==> flow/design.v <==
module Conv(
  clk,
  rst_n,
  image_valid,
  filter_valid,
  in_data,
  out_valid,
  out_data
);
input clk,rst_n,image_valid,filter_valid;
input [2:0] in_data;
output logic [8:0]out_data;
output logic out_valid;
logic [2:0] A,B,C,D,E,F,G,H,I;
logic [2:0] A1,A2,A3,A4,A5,A6,A7,A8,B1,B2,B3,B4,B5,B6,B7,B8,C1,C2,C3,C4,C5,C6,C7,C8,D1,D2,D3,D4,D5,D6,D7,D8,E1,E2,E3,E4,E5,E6,E7,E8,F1,F2,F3,F4,F5,F6,F7,F8,G1,G2,G3,G4,G5,G6,G7,G8,H1,H2,H3,H4,H5,H6,H7,H8;
logic [5:0] cntin;
logic [5:0] cnt_mul;
logic [3:0] cnt_out;
logic [8:0] CO1,CO2,CO3,CO4;
logic [8:0] CON1,CON2,CON3,CON4,CON5,CON6,CON7,CON8,CON9,CON10,CON11,CON12,CON13,CON14,CON15,CON16,CON17,CON18,CON19,CON20,CON21,CON22,CON23,CON24,CON25,CON26,CON27,CON28,CON29,CON30,CON31,CON32,CON33,CON34,CON35,CON36;
logic [2:0] i1,i2,i3,i4,i5,i6,i7,i8,i9;
logic [1:0] c_state, n_state;
logic [8:0] comp1,comp2,sol,temp_con;
parameter GET_dATA= 2'b00,MUL= 2'b01,OUT = 2'b10;
	assign comp1 = (CO1>CO2)? CO1 : CO2;
	assign comp2 = (CO3>CO4)? CO3 : CO4;
	assign sol = (comp1 >comp2)? comp1 : comp2;
always_ff @(posedge clk or negedge rst_n)
begin
	if (!rst_n) 
	begin
		out_data <= 0;
		out_valid <= 0 ;
		c_state <= 2'b00;
		cntin <=0;
		cnt_out<=0;
		cnt_mul<=0;
	end
    else        
	begin
	c_state <= n_state;
		case (c_state)
		  GET_dATA: 
			begin
				out_valid <= 0 ;
				out_data <=0;
				cnt_out<=0;
				if (filter_valid)
				begin
					A<=B;B<=C;C<=D;
					D<=E;E<=F;F<=G;
					G<=H;H<=I;I<=in_data;
				end
				else if (image_valid)
				begin
					cntin<=cntin+1;
					A1<=A2;A2<=A3;A3<=A4;A4<=A5;A5<=A6;A6<=A7;A7<=A8;A8<=B1;
					B1<=B2;B2<=B3;B3<=B4;B4<=B5;B5<=B6;B6<=B7;B7<=B8;B8<=C1;
					C1<=C2;C2<=C3;C3<=C4;C4<=C5;C5<=C6;C6<=C7;C7<=C8;C8<=D1;
					D1<=D2;D2<=D3;D3<=D4;D4<=D5;D5<=D6;D6<=D7;D7<=D8;D8<=E1;
					E1<=E2;E2<=E3;E3<=E4;E4<=E5;E5<=E6;E6<=E7;E7<=E8;E8<=F1;
					F1<=F2;F2<=F3;F3<=F4;F4<=F5;F5<=F6;F6<=F7;F7<=F8;F8<=G1;
					G1<=G2;G2<=G3;G3<=G4;G4<=G5;G5<=G6;G6<=G7;G7<=G8;G8<=H1;
					H1<=H2;H2<=H3;H3<=H4;H4<=H5;H5<=H6;H6<=H7;H7<=H8;H8<=in_data;
				end
			end
		  MUL: 
			begin
				cntin<=0;
				cnt_mul<=cnt_mul+1;
				CON1<=CON2;CON2<=CON3;CON3<=CON4;CON4<=CON5;CON5<=CON6;CON6<=CON7;CON7<=CON8;CON8<=CON9;CON9<=CON10;
				CON10<=CON11;CON11<=CON12;CON12<=CON13;CON13<=CON14;CON14<=CON15;CON15<=CON16;CON16<=CON17;CON17<=CON18;CON18<=CON19;CON19<=CON20;
				CON20<=CON21;CON21<=CON22;CON22<=CON23;CON23<=CON24;CON24<=CON25;CON25<=CON26;CON26<=CON27;CON27<=CON28;CON28<=CON29;CON29<=CON30;
				CON30<=CON31;CON31<=CON32;CON32<=CON33;CON33<=CON34;CON34<=CON35;CON35<=CON36;CON36<=temp_con;
				if (cnt_mul==0)begin
					i1<=A1;
					i2<=A2;i3<=A3;i4<=B1;i5<=B2;i6<=B3;i7<=C1;i8<=C2;i9<=C3;
				end
				else if(cnt_mul==1)begin
					i1<=A2;
					i2<=A3;i3<=A4;i4<=B2;i5<=B3;i6<=B4;i7<=C2;i8<=C3;i9<=C4;			
				end
				else if(cnt_mul==2)begin
					i1<=A3;
					i2<=A4;i3<=A5;i4<=B3;i5<=B4;i6<=B5;i7<=C3;i8<=C4;i9<=C5;				
				end
				else if(cnt_mul==3)begin
					i1<=A4;
					i2<=A5;i3<=A6;i4<=B4;i5<=B5;i6<=B6;i7<=C4;i8<=C5;i9<=C6;		
				end
				else if(cnt_mul==4)begin
					i1<=A5
					;i2<=A6;i3<=A7;i4<=B5;i5<=B6;i6<=B7;i7<=C5;i8<=C6;i9<=C7;					
				end
				else if(cnt_mul==5)begin
					i1<=A6;
					i2<=A7;i3<=A8;i4<=B6;i5<=B7;i6<=B8;i7<=C6;i8<=C7;i9<=C8;				
				end
				else if(cnt_mul==6)begin
					i1<=B1;
					i2<=B2;i3<=B3;i4<=C1;i5<=C2;i6<=C3;i7<=D1;i8<=D2;i9<=D3;
				end
				else if(cnt_mul==7)begin
					i1<=B2;
					i2<=B3;i3<=B4;i4<=C2;i5<=C3;i6<=C4;i7<=D2;i8<=D3;i9<=D4;			
				end
				else if(cnt_mul==8)begin
					i1<=B3;
					i2<=B4;i3<=B5;i4<=C3;i5<=C4;i6<=C5;i7<=D3;i8<=D4;i9<=D5;				
				end
				else if(cnt_mul==9)begin
					i1<=B4;
					i2<=B5;i3<=B6;i4<=C4;i5<=C5;i6<=C6;i7<=D4;i8<=D5;i9<=D6;		
				end
				else if(cnt_mul==10)begin
					i1<=B5;
					i2<=B6;i3<=B7;i4<=C5;i5<=C6;i6<=C7;i7<=D5;i8<=D6;i9<=D7;					
				end
				else if(cnt_mul==11)begin
					i1<=B6;
					i2<=B7;i3<=B8;i4<=C6;i5<=C7;i6<=C8;i7<=D6;i8<=D7;i9<=D8;						
				end
				else if(cnt_mul==12)begin
					i1<=C1;
					i2<=C2;i3<=C3;i4<=D1;i5<=D2;i6<=D3;i7<=E1;i8<=E2;i9<=E3;
				end
				else if(cnt_mul==13)begin
					i1<=C2;
					i2<=C3;i3<=C4;i4<=D2;i5<=D3;i6<=D4;i7<=E2;i8<=E3;i9<=E4;			
				end
				else if(cnt_mul==14)begin
					i1<=C3;
					i2<=C4;i3<=C5;i4<=D3;i5<=D4;i6<=D5;i7<=E3;i8<=E4;i9<=E5;				
				end
				else if(cnt_mul==15)begin
					i1<=C4;
					i2<=C5;i3<=C6;i4<=D4;i5<=D5;i6<=D6;i7<=E4;i8<=E5;i9<=E6;		
				end
				else if(cnt_mul==16)begin
					i1<=C5;
					i2<=C6;i3<=C7;i4<=D5;i5<=D6;i6<=D7;i7<=E5;i8<=E6;i9<=E7;					
				end
				else if(cnt_mul==17)begin
					i1<=C6;
					i2<=C7;i3<=C8;i4<=D6;i5<=D7;i6<=D8;i7<=E6;i8<=E7;i9<=E8;	
				end	
				else if (cnt_mul==18)begin
					i1<=D1;
					i2<=D2;i3<=D3;i4<=E1;i5<=E2;i6<=E3;i7<=F1;i8<=F2;i9<=F3;
				end
				else if(cnt_mul==19)begin
					i1<=D2;
					i2<=D3;i3<=D4;i4<=E2;i5<=E3;i6<=E4;i7<=F2;i8<=F3;i9<=F4;			
				end
				else if(cnt_mul==20)begin
					i1<=D3;
					i2<=D4;i3<=D5;i4<=E3;i5<=E4;i6<=E5;i7<=F3;i8<=F4;i9<=F5;				
				end
				else if(cnt_mul==21)begin
					i1<=D4;
					i2<=D5;i3<=D6;i4<=E4;i5<=E5;i6<=E6;i7<=F4;i8<=F5;i9<=F6;		
				end
				else if(cnt_mul==22)begin
					i1<=D5;
					i2<=D6;i3<=D7;i4<=E5;i5<=E6;i6<=E7;i7<=F5;i8<=F6;i9<=F7;					
				end
				else if(cnt_mul==23)begin
					i1<=D6;
					i2<=D7;i3<=D8;i4<=E6;i5<=E7;i6<=E8;i7<=F6;i8<=F7;i9<=F8;	
				end
				else if(cnt_mul==24)begin
					i1<=E1;
					i2<=E2;i3<=E3;i4<=F1;i5<=F2;i6<=F3;i7<=G1;i8<=G2;i9<=G3;
				end
				else if(cnt_mul==25)begin
					i1<=E2;
					i2<=E3;i3<=E4;i4<=F2;i5<=F3;i6<=F4;i7<=G2;i8<=G3;i9<=G4;			
				end
				else if(cnt_mul==26)begin
					i1<=E3;
					i2<=E4;i3<=E5;i4<=F3;i5<=F4;i6<=F5;i7<=G3;i8<=G4;i9<=G5;				
				end
				else if(cnt_mul==27)begin
					i1<=E4;
					i2<=E5;i3<=E6;i4<=F4;i5<=F5;i6<=F6;i7<=G4;i8<=G5;i9<=G6;		
				end
				else if(cnt_mul==28)begin
					i1<=E5;
					i2<=E6;i3<=E7;i4<=F5;i5<=F6;i6<=F7;i7<=G5;i8<=G6;i9<=G7;					
				end
				else if(cnt_mul==29)begin
					i1<=E6;
					i2<=E7;i3<=E8;i4<=F6;i5<=F7;i6<=F8;i7<=G6;i8<=G7;i9<=G8;	
				end	
				else if(cnt_mul==30)begin
					i1<=F1;
					i2<=F2;i3<=F3;i4<=G1;i5<=G2;i6<=G3;i7<=H1;i8<=H2;i9<=H3;
				end
				else if(cnt_mul==31)begin
					i1<=F2;
					i2<=F3;i3<=F4;i4<=G2;i5<=G3;i6<=G4;i7<=H2;i8<=H3;i9<=H4;			
				end
				else if(cnt_mul==32)begin
					i1<=F3;
					i2<=F4;i3<=F5;i4<=G3;i5<=G4;i6<=G5;i7<=H3;i8<=H4;i9<=H5;				
				end
				else if(cnt_mul==33)begin
					i1<=F4;
					i2<=F5;i3<=F6;i4<=G4;i5<=G5;i6<=G6;i7<=H4;i8<=H5;i9<=H6;		
				end
				else if(cnt_mul==34)begin
					i1<=F5;
					i2<=F6;i3<=F7;i4<=G5;i5<=G6;i6<=G7;i7<=H5;i8<=H6;i9<=H7;					
				end
				else if(cnt_mul==35)begin
					i1<=F6;
					i2<=F7;i3<=F8;i4<=G6;i5<=G7;i6<=G8;i7<=H6;i8<=H7;i9<=H8;	
				end
			end
		  OUT:
			begin
				cnt_mul<=0;
				cnt_out<=cnt_out+1;
				cntin <=0;
				CO1 <= CON1;CON1<=CON3;CON3<=CON5;CON5<=CON13;CON13<=CON15;CON15<=CON17;CON17<=CON25;CON25<=CON27;CON27<=CON29;
				CO2 <= CON2;CON2<=CON4;CON4<=CON6;CON6<=CON14;CON14<=CON16;CON16<=CON18;CON18<=CON26;CON26<=CON28;CON28<=CON30;
				CO3 <= CON7;CON7<=CON9;CON9<=CON11;CON11<=CON19;CON19<=CON21;CON21<=CON23;CON23<=CON31;CON31<=CON33;CON33<=CON35;
				CO4 <= CON8;CON8<=CON10;CON10<=CON12;CON12<=CON20;CON20<=CON22;CON22<=CON24;CON24<=CON32;CON32<=CON34;CON34<=CON36;
				if (cnt_out > 0 && cnt_out < 10)
				begin
					out_data<=sol;
					out_valid <= 1;
				end
			end
		endcase
    end
end	
always_comb      
begin
	n_state ='bx;
	case (c_state)
		GET_dATA: 
		    begin
			if (image_valid||filter_valid) 
				begin
				if(cntin==63) n_state = MUL;
				else n_state = GET_dATA;
				end 
			else 
				begin
				n_state = GET_dATA;
				end
			end
		MUL:
			begin
				if(cnt_mul==36)
				n_state = OUT;	
				else 
				n_state = MUL;
			end
		OUT:
			begin
			if (cnt_out == 9) n_state = GET_dATA;
			else n_state = OUT;
			end
	endcase
	temp_con = A*i1+B*i2+C*i3+D*i4+E*i5+F*i6+G*i7+H*i8+I*i9;
end
endmodule
## Reports on Conv

Tool output for the design above, in the order of the flow.
Lines are those of the file above, counted from 1.
Operators carry their Yosys type and port widths (W data, S select, Z words).
Cell names lack the library's common part.
The mark n/a stands for no value.

| design | value |
|---|---|
| top module | Conv |
| clock port | clk |
| library | sky130hd |
| corner | tt_025C_1v80 |

## After elaboration

Counts by Yosys on the flattened word-level netlist (proc, flatten, opt, wreduce; memories kept). Register bits leave out memories and registers merged into their read ports (data or address). Print and check cells are left out.

| word-level totals | value |
|---|---|
| register bits after elaboration | 634 |
| latch bits | 0 |
| bits in writable memories | 0 |
| bits in read-only memories | 0 |
| clocked read ports x word width | 0 |
| memories kept | 0 |
| input port bits | 7 |
| output and inout port bits | 10 |
| word-level cells | 587 |

| cells by class | value |
|---|---|
| add/sub/neg operators | 11 |
| $mul | 9 |
| divide/modulo/power cells | 0 |
| magnitude comparators | 5 |
| eq/ne operators | 43 |
| shifts and indexed selects | 0 |
| muxes and demuxes | 373 |
| bitwise operators | 1 |
| reductions and logical operators | 17 |

Operators by type and width:

| cell | number |
|---|---|
| $mux W3 | 324 |
| $pmux W9 S2 | 33 |
| $mul A3 B3 Y6 | 9 |
| $eq A6 B5 Y1 const B | 16 |
| $eq A6 B4 Y1 const B | 8 |
| $add A9 B6 Y9 | 5 |
| $reduce_bool A36 Y1 | 1 |
| $eq A6 B6 Y1 const B | 6 |
| $mux W9 | 4 |
| $gt A9 B9 Y1 | 3 |
| $eq A6 B3 Y1 const B | 4 |
| $pmux W6 S2 | 2 |
| $add A6 B1 Y6 const B | 2 |
| $eq A6 B2 Y1 const B | 2 |
| $mux W6 | 2 |
| $reduce_and A3 Y1 | 3 |
| $add A8 B6 Y9 | 1 |
| $reduce_and A2 Y1 | 4 |
| $add A7 B6 Y8 | 1 |
| $pmux W4 S2 | 1 |
| $add A6 B6 Y7 | 1 |
| $ne A2 B2 Y1 const B | 3 |
| $reduce_bool A2 Y1 | 3 |
| $eq A6 B1 Y1 const B | 1 |
| $logic_not A6 Y1 | 1 |
| $pmux W2 S3 | 1 |
| $add A4 B1 Y4 const B | 1 |
| $gt A4 B1 Y1 const B | 1 |

Not listed: further kinds 13, cells in them 16.

## Depth

Yosys ltp: most cells in a row. Word level: on the elaborated netlist, between registers, memories and ports. Mapped: between sequential cells and ports; inverters and the memories' decode and read muxes count.

| logic depth | value |
|---|---|
| depth in word-level cells | 37 |
| ABC_AREA | 1 |
| mapped depth | 41 |
| gate-level depth less buffers | 40 |

## Synthesis result

The flow's flattened synthesis, as Yosys stat reports it; memories are mapped. The netlist is that of the ABC_AREA named above (0 if unset); the other value can give another one.

Cell types:

| cell type | number | area in all (µm²) |
|---|---|---|
| edfxtp_1 | 606 | 1.82E+04 |
| nand2_1 | 1376 | 5.16E+03 |
| o21ai_0 | 435 | 2.18E+03 |
| inv_1 | 554 | 2.08E+03 |
| a21oi_1 | 323 | 1616.55 |
| fa_1 | 67 | 1.34E+03 |
| ha_1 | 83 | 1.04E+03 |
| a221oi_1 | 110 | 963.424 |
| dfrtp_1 | 28 | 700.672 |
| clkbuf_1 | 149 | 559.286 |
| nor2_1 | 144 | 540.518 |
| o21ai_1 | 47 | 235.226 |
| buf_2 | 43 | 215.206 |
| a31oi_1 | 32 | 200.192 |
| nand3_1 | 39 | 195.187 |
| a211oi_1 | 17 | 127.622 |
| o21bai_1 | 17 | 127.622 |
| o211ai_1 | 14 | 105.101 |

Not listed: further types 38, cells in them 141.

| mapped netlist | value |
|---|---|
| cells in the netlist | 4225 |
| synthesis area | 36660.2 µm² |
| sequential area | 18924.4 µm² |
| flip-flops | 635 |
| buffer cells | 218 |

## Timing after synthesis

OpenSTA on the mapped netlist: ideal clock, no wires. The path of least setup slack (recovery checks aside). Input and output delay are each 20% of the period. Register names are those of the netlist, which keeps one name where synthesis merged equal registers.

| timing post-synthesis | value |
|---|---|
| path type | in2reg |
| from | input port filter_valid |
| to | register A1[0] |
| period | 6.0 ns |
| external input delay | 1.200 ns |
| library setup time | 0.747 ns |
| time at the first pin | 1.200 ns |
| data arrival time | 9.302 ns |
| data required time | 5.253 ns |
| slack | -4.049 ns |
| delay of the path | 8.849 ns |
| stages | 3 |
| path buffers | 0 |
| synthesis period reached | 10.049 ns |

"delay of the path" is the arrival time less input delay plus setup time.
"stages" counts driving pins, that of a launching flip-flop among them; a cell with two outputs on the path counts twice.
"synthesis period reached" = period - worst setup slack (recovery checks aside). The figure is calculated, with input and output delays left at 20% of the set period.
The rows between start and end are the longest chain of elaborated cells between them; the timing report does not say that the signal goes this way. Where chains are equally long, one stands for them.
A line is the first line of the expression or statement that the cell stems from. Yosys adds cells for indexed reads and writes and turns some case tables into memories.

| between the ends, post-synthesis | value |
|---|---|
| cell sequence | inv_1 nand3_1 nor2_1 |
| cells in the longest elaborated chain | 2 |
| elaborated cells on any way between the ends | 2 |
| source lines of those cells | 0 |
| those cells by class | 1 x logic; 1 x reduce/logical |

RTL lines, path post-synthesis:

| item | line | text |
|---|---|---|
| from (decl) | 10 | `input clk,rst_n,image_valid,filter_valid;` |
| $not A1 Y1 | n/a |  |
| $reduce_and A4 Y1 | n/a |  |
| to (assign) | 57 | `A1<=A2;A2<=A3;A3<=A4;A4<=A5;A5<=A6;A6<=A7;A7<=A8;A8<=B1;` |
| to (decl) | 15 | `logic [2:0] A1,A2,A3,A4,A5,A6,A7,A8,B1,B2,B3,B4,B5,B6,B7,B8,C1,C2,C3,C4,C5,C6,C7,C8,D1,D2,D3,D4,D5,D6,D7,D8,E1 ...` |

## Timing after layout

Path of least setup slack in the final report of entry A (OpenROAD, finished layout, wires in). Where an end is a register, its clock arrival counts in the times.

| timing after layout | value |
|---|---|
| path type | reg2reg |
| from | register i3[1] |
| to | register CON36[8] |
| period | 4.5 ns |
| library setup time | 0.15 ns |
| time at the first pin | 0.72 ns |
| data arrival time | 6.02 ns |
| data required time | 5.02 ns |
| slack | -1.00 ns |
| stages | 21 |
| path buffers | 0 |

The rows between start and end are the longest chain of elaborated cells between them; the timing report does not say that the signal goes this way. Where chains are equally long, one stands for them.
At most two assigning lines are given for a register; there are more.

| between the ends, after layout | value |
|---|---|
| cell sequence | edfxtp_1 nand2_2 fa_2 fa_1 inv_2 fa_1 inv_2 fa_2 fa_2 fa_2 inv_2 ha_4 ha_4 fa_2 nand3_2 and2_4 inv_2 a21oi_2 nor2_1 nor2_1 xor2_1 |
| cells in the longest elaborated chain | 8 |
| elaborated cells on any way between the ends | 8 |
| source lines of those cells | 1 |
| those cells by class | 7 x add/sub; 1 x mul |

RTL lines, path after layout:

| item | line | text |
|---|---|---|
| from (decl) | 21 | `logic [2:0] i1,i2,i3,i4,i5,i6,i7,i8,i9;` |
| from (assign) | 77 | `i2<=A2;i3<=A3;i4<=B1;i5<=B2;i6<=B3;i7<=C1;i8<=C2;i9<=C3;` |
| from (assign) | 81 | `i2<=A3;i3<=A4;i4<=B2;i5<=B3;i6<=B4;i7<=C2;i8<=C3;i9<=C4;` |
| $mul A3 B3 Y6 | 267 | `temp_con = A*i1+B*i2+C*i3+D*i4+E*i5+F*i6+G*i7+H*i8+I*i9;` |
| $add A7 B6 Y8 | 267 |  |
| $add A8 B6 Y9 | 267 |  |
| $add A9 B6 Y9 (5 in a row) | 267 |  |
| to (assign) | 74 | `CON30<=CON31;CON31<=CON32;CON32<=CON33;CON33<=CON34;CON34<=CON35;CON35<=CON36;CON36<=temp_con;` |
| to (decl) | 20 | `logic [8:0] CON1,CON2,CON3,CON4,CON5,CON6,CON7,CON8,CON9,CON10,CON11,CON12,CON13,CON14,CON15,CON16,CON17,CON18 ...` |

Hand-over note for Conv

Measured results for Conv: 4 stored runs of the Yosys and OpenROAD flow on sky130hd. The settings differ; the order carries no meaning. The constraints put input and output delay at 20% of the set period each and load the outputs with 0.01 pF.
"achieved clock period" is the run's clock period less its worst setup slack. It is reckoned from that one timing run; input and output delays stay at 20% of the period that was set.
"total power after layout" rests on the timing tool's default activity at the inputs, not on a simulated workload.
Among the settings, -- means not set for that run.
Results: -- = not shown.

| run name | ABC_AREA | CAP_MARGIN | CELL_PAD_IN_SITES_DETAIL_PLACEMENT | CELL_PAD_IN_SITES_GLOBAL_PLACEMENT | CORE_MARGIN | CORE_UTILIZATION | CTS_CLUSTER_DIAMETER | CTS_CLUSTER_SIZE | GPL_ROUTABILITY_DRIVEN | MIN_ROUTING_LAYER | PLACE_DENSITY | TNS_END_PERCENT | period_ns | SLEW_MARGIN | MAX_ROUTING_LAYER | PLACE_DENSITY_LB_ADDON | SETUP_SLACK_MARGIN | area of the synthesized netlist (µm²) | die size (µm²) | post-layout utilization (%) | setup slack of the worst path (ns) | setup total negative slack (ns) | total power after layout (W) | achieved clock period (ns) |
|---|---|---|---|---|---|---|---|---|---|---|---|---|---|---|---|---|---|---|---|---|---|---|---|---|
| entry A | 1 | 40 | 2 | 3 | 5 | 21 | 217 | 28 | 1 | met2 | 0.94 | 95 | 4.5 | 20 | -- | -- | -- | 36660.2 | 183030.0 | 24.2 | -1.003 | -5.042 | 0.01156 | 5.503 |
| entry B | 1 | 5 | 2 | -- | 2 | 40 | 217 | 77 | 0 | -- | 0.94 | 95 | 9.2 | 20 | -- | -- | -- | -- | -- | -- | -- | -- | -- | -- |
| entry C | 1 | 5 | -- | -- | 2 | 40 | -- | 77 | -- | -- | -- | -- | 3.36 | 20 | -- | -- | -- | 36660.2 | 94089.4 | 49.5 | -1.861 | -19.377 | 0.018832 | 5.221 |
| entry D | 1 | 20 | -- | -- | 2 | 35 | -- | 16 | -- | -- | -- | -- | 7.28 | 20 | met5 | 0.02 | 1.2 | 36660.2 | 107348.0 | 39.2 | 1.795 | 0.000 | 0.008448 | 5.485 |

Entry B: incomplete, routing halted on GRT-0116

End of note.
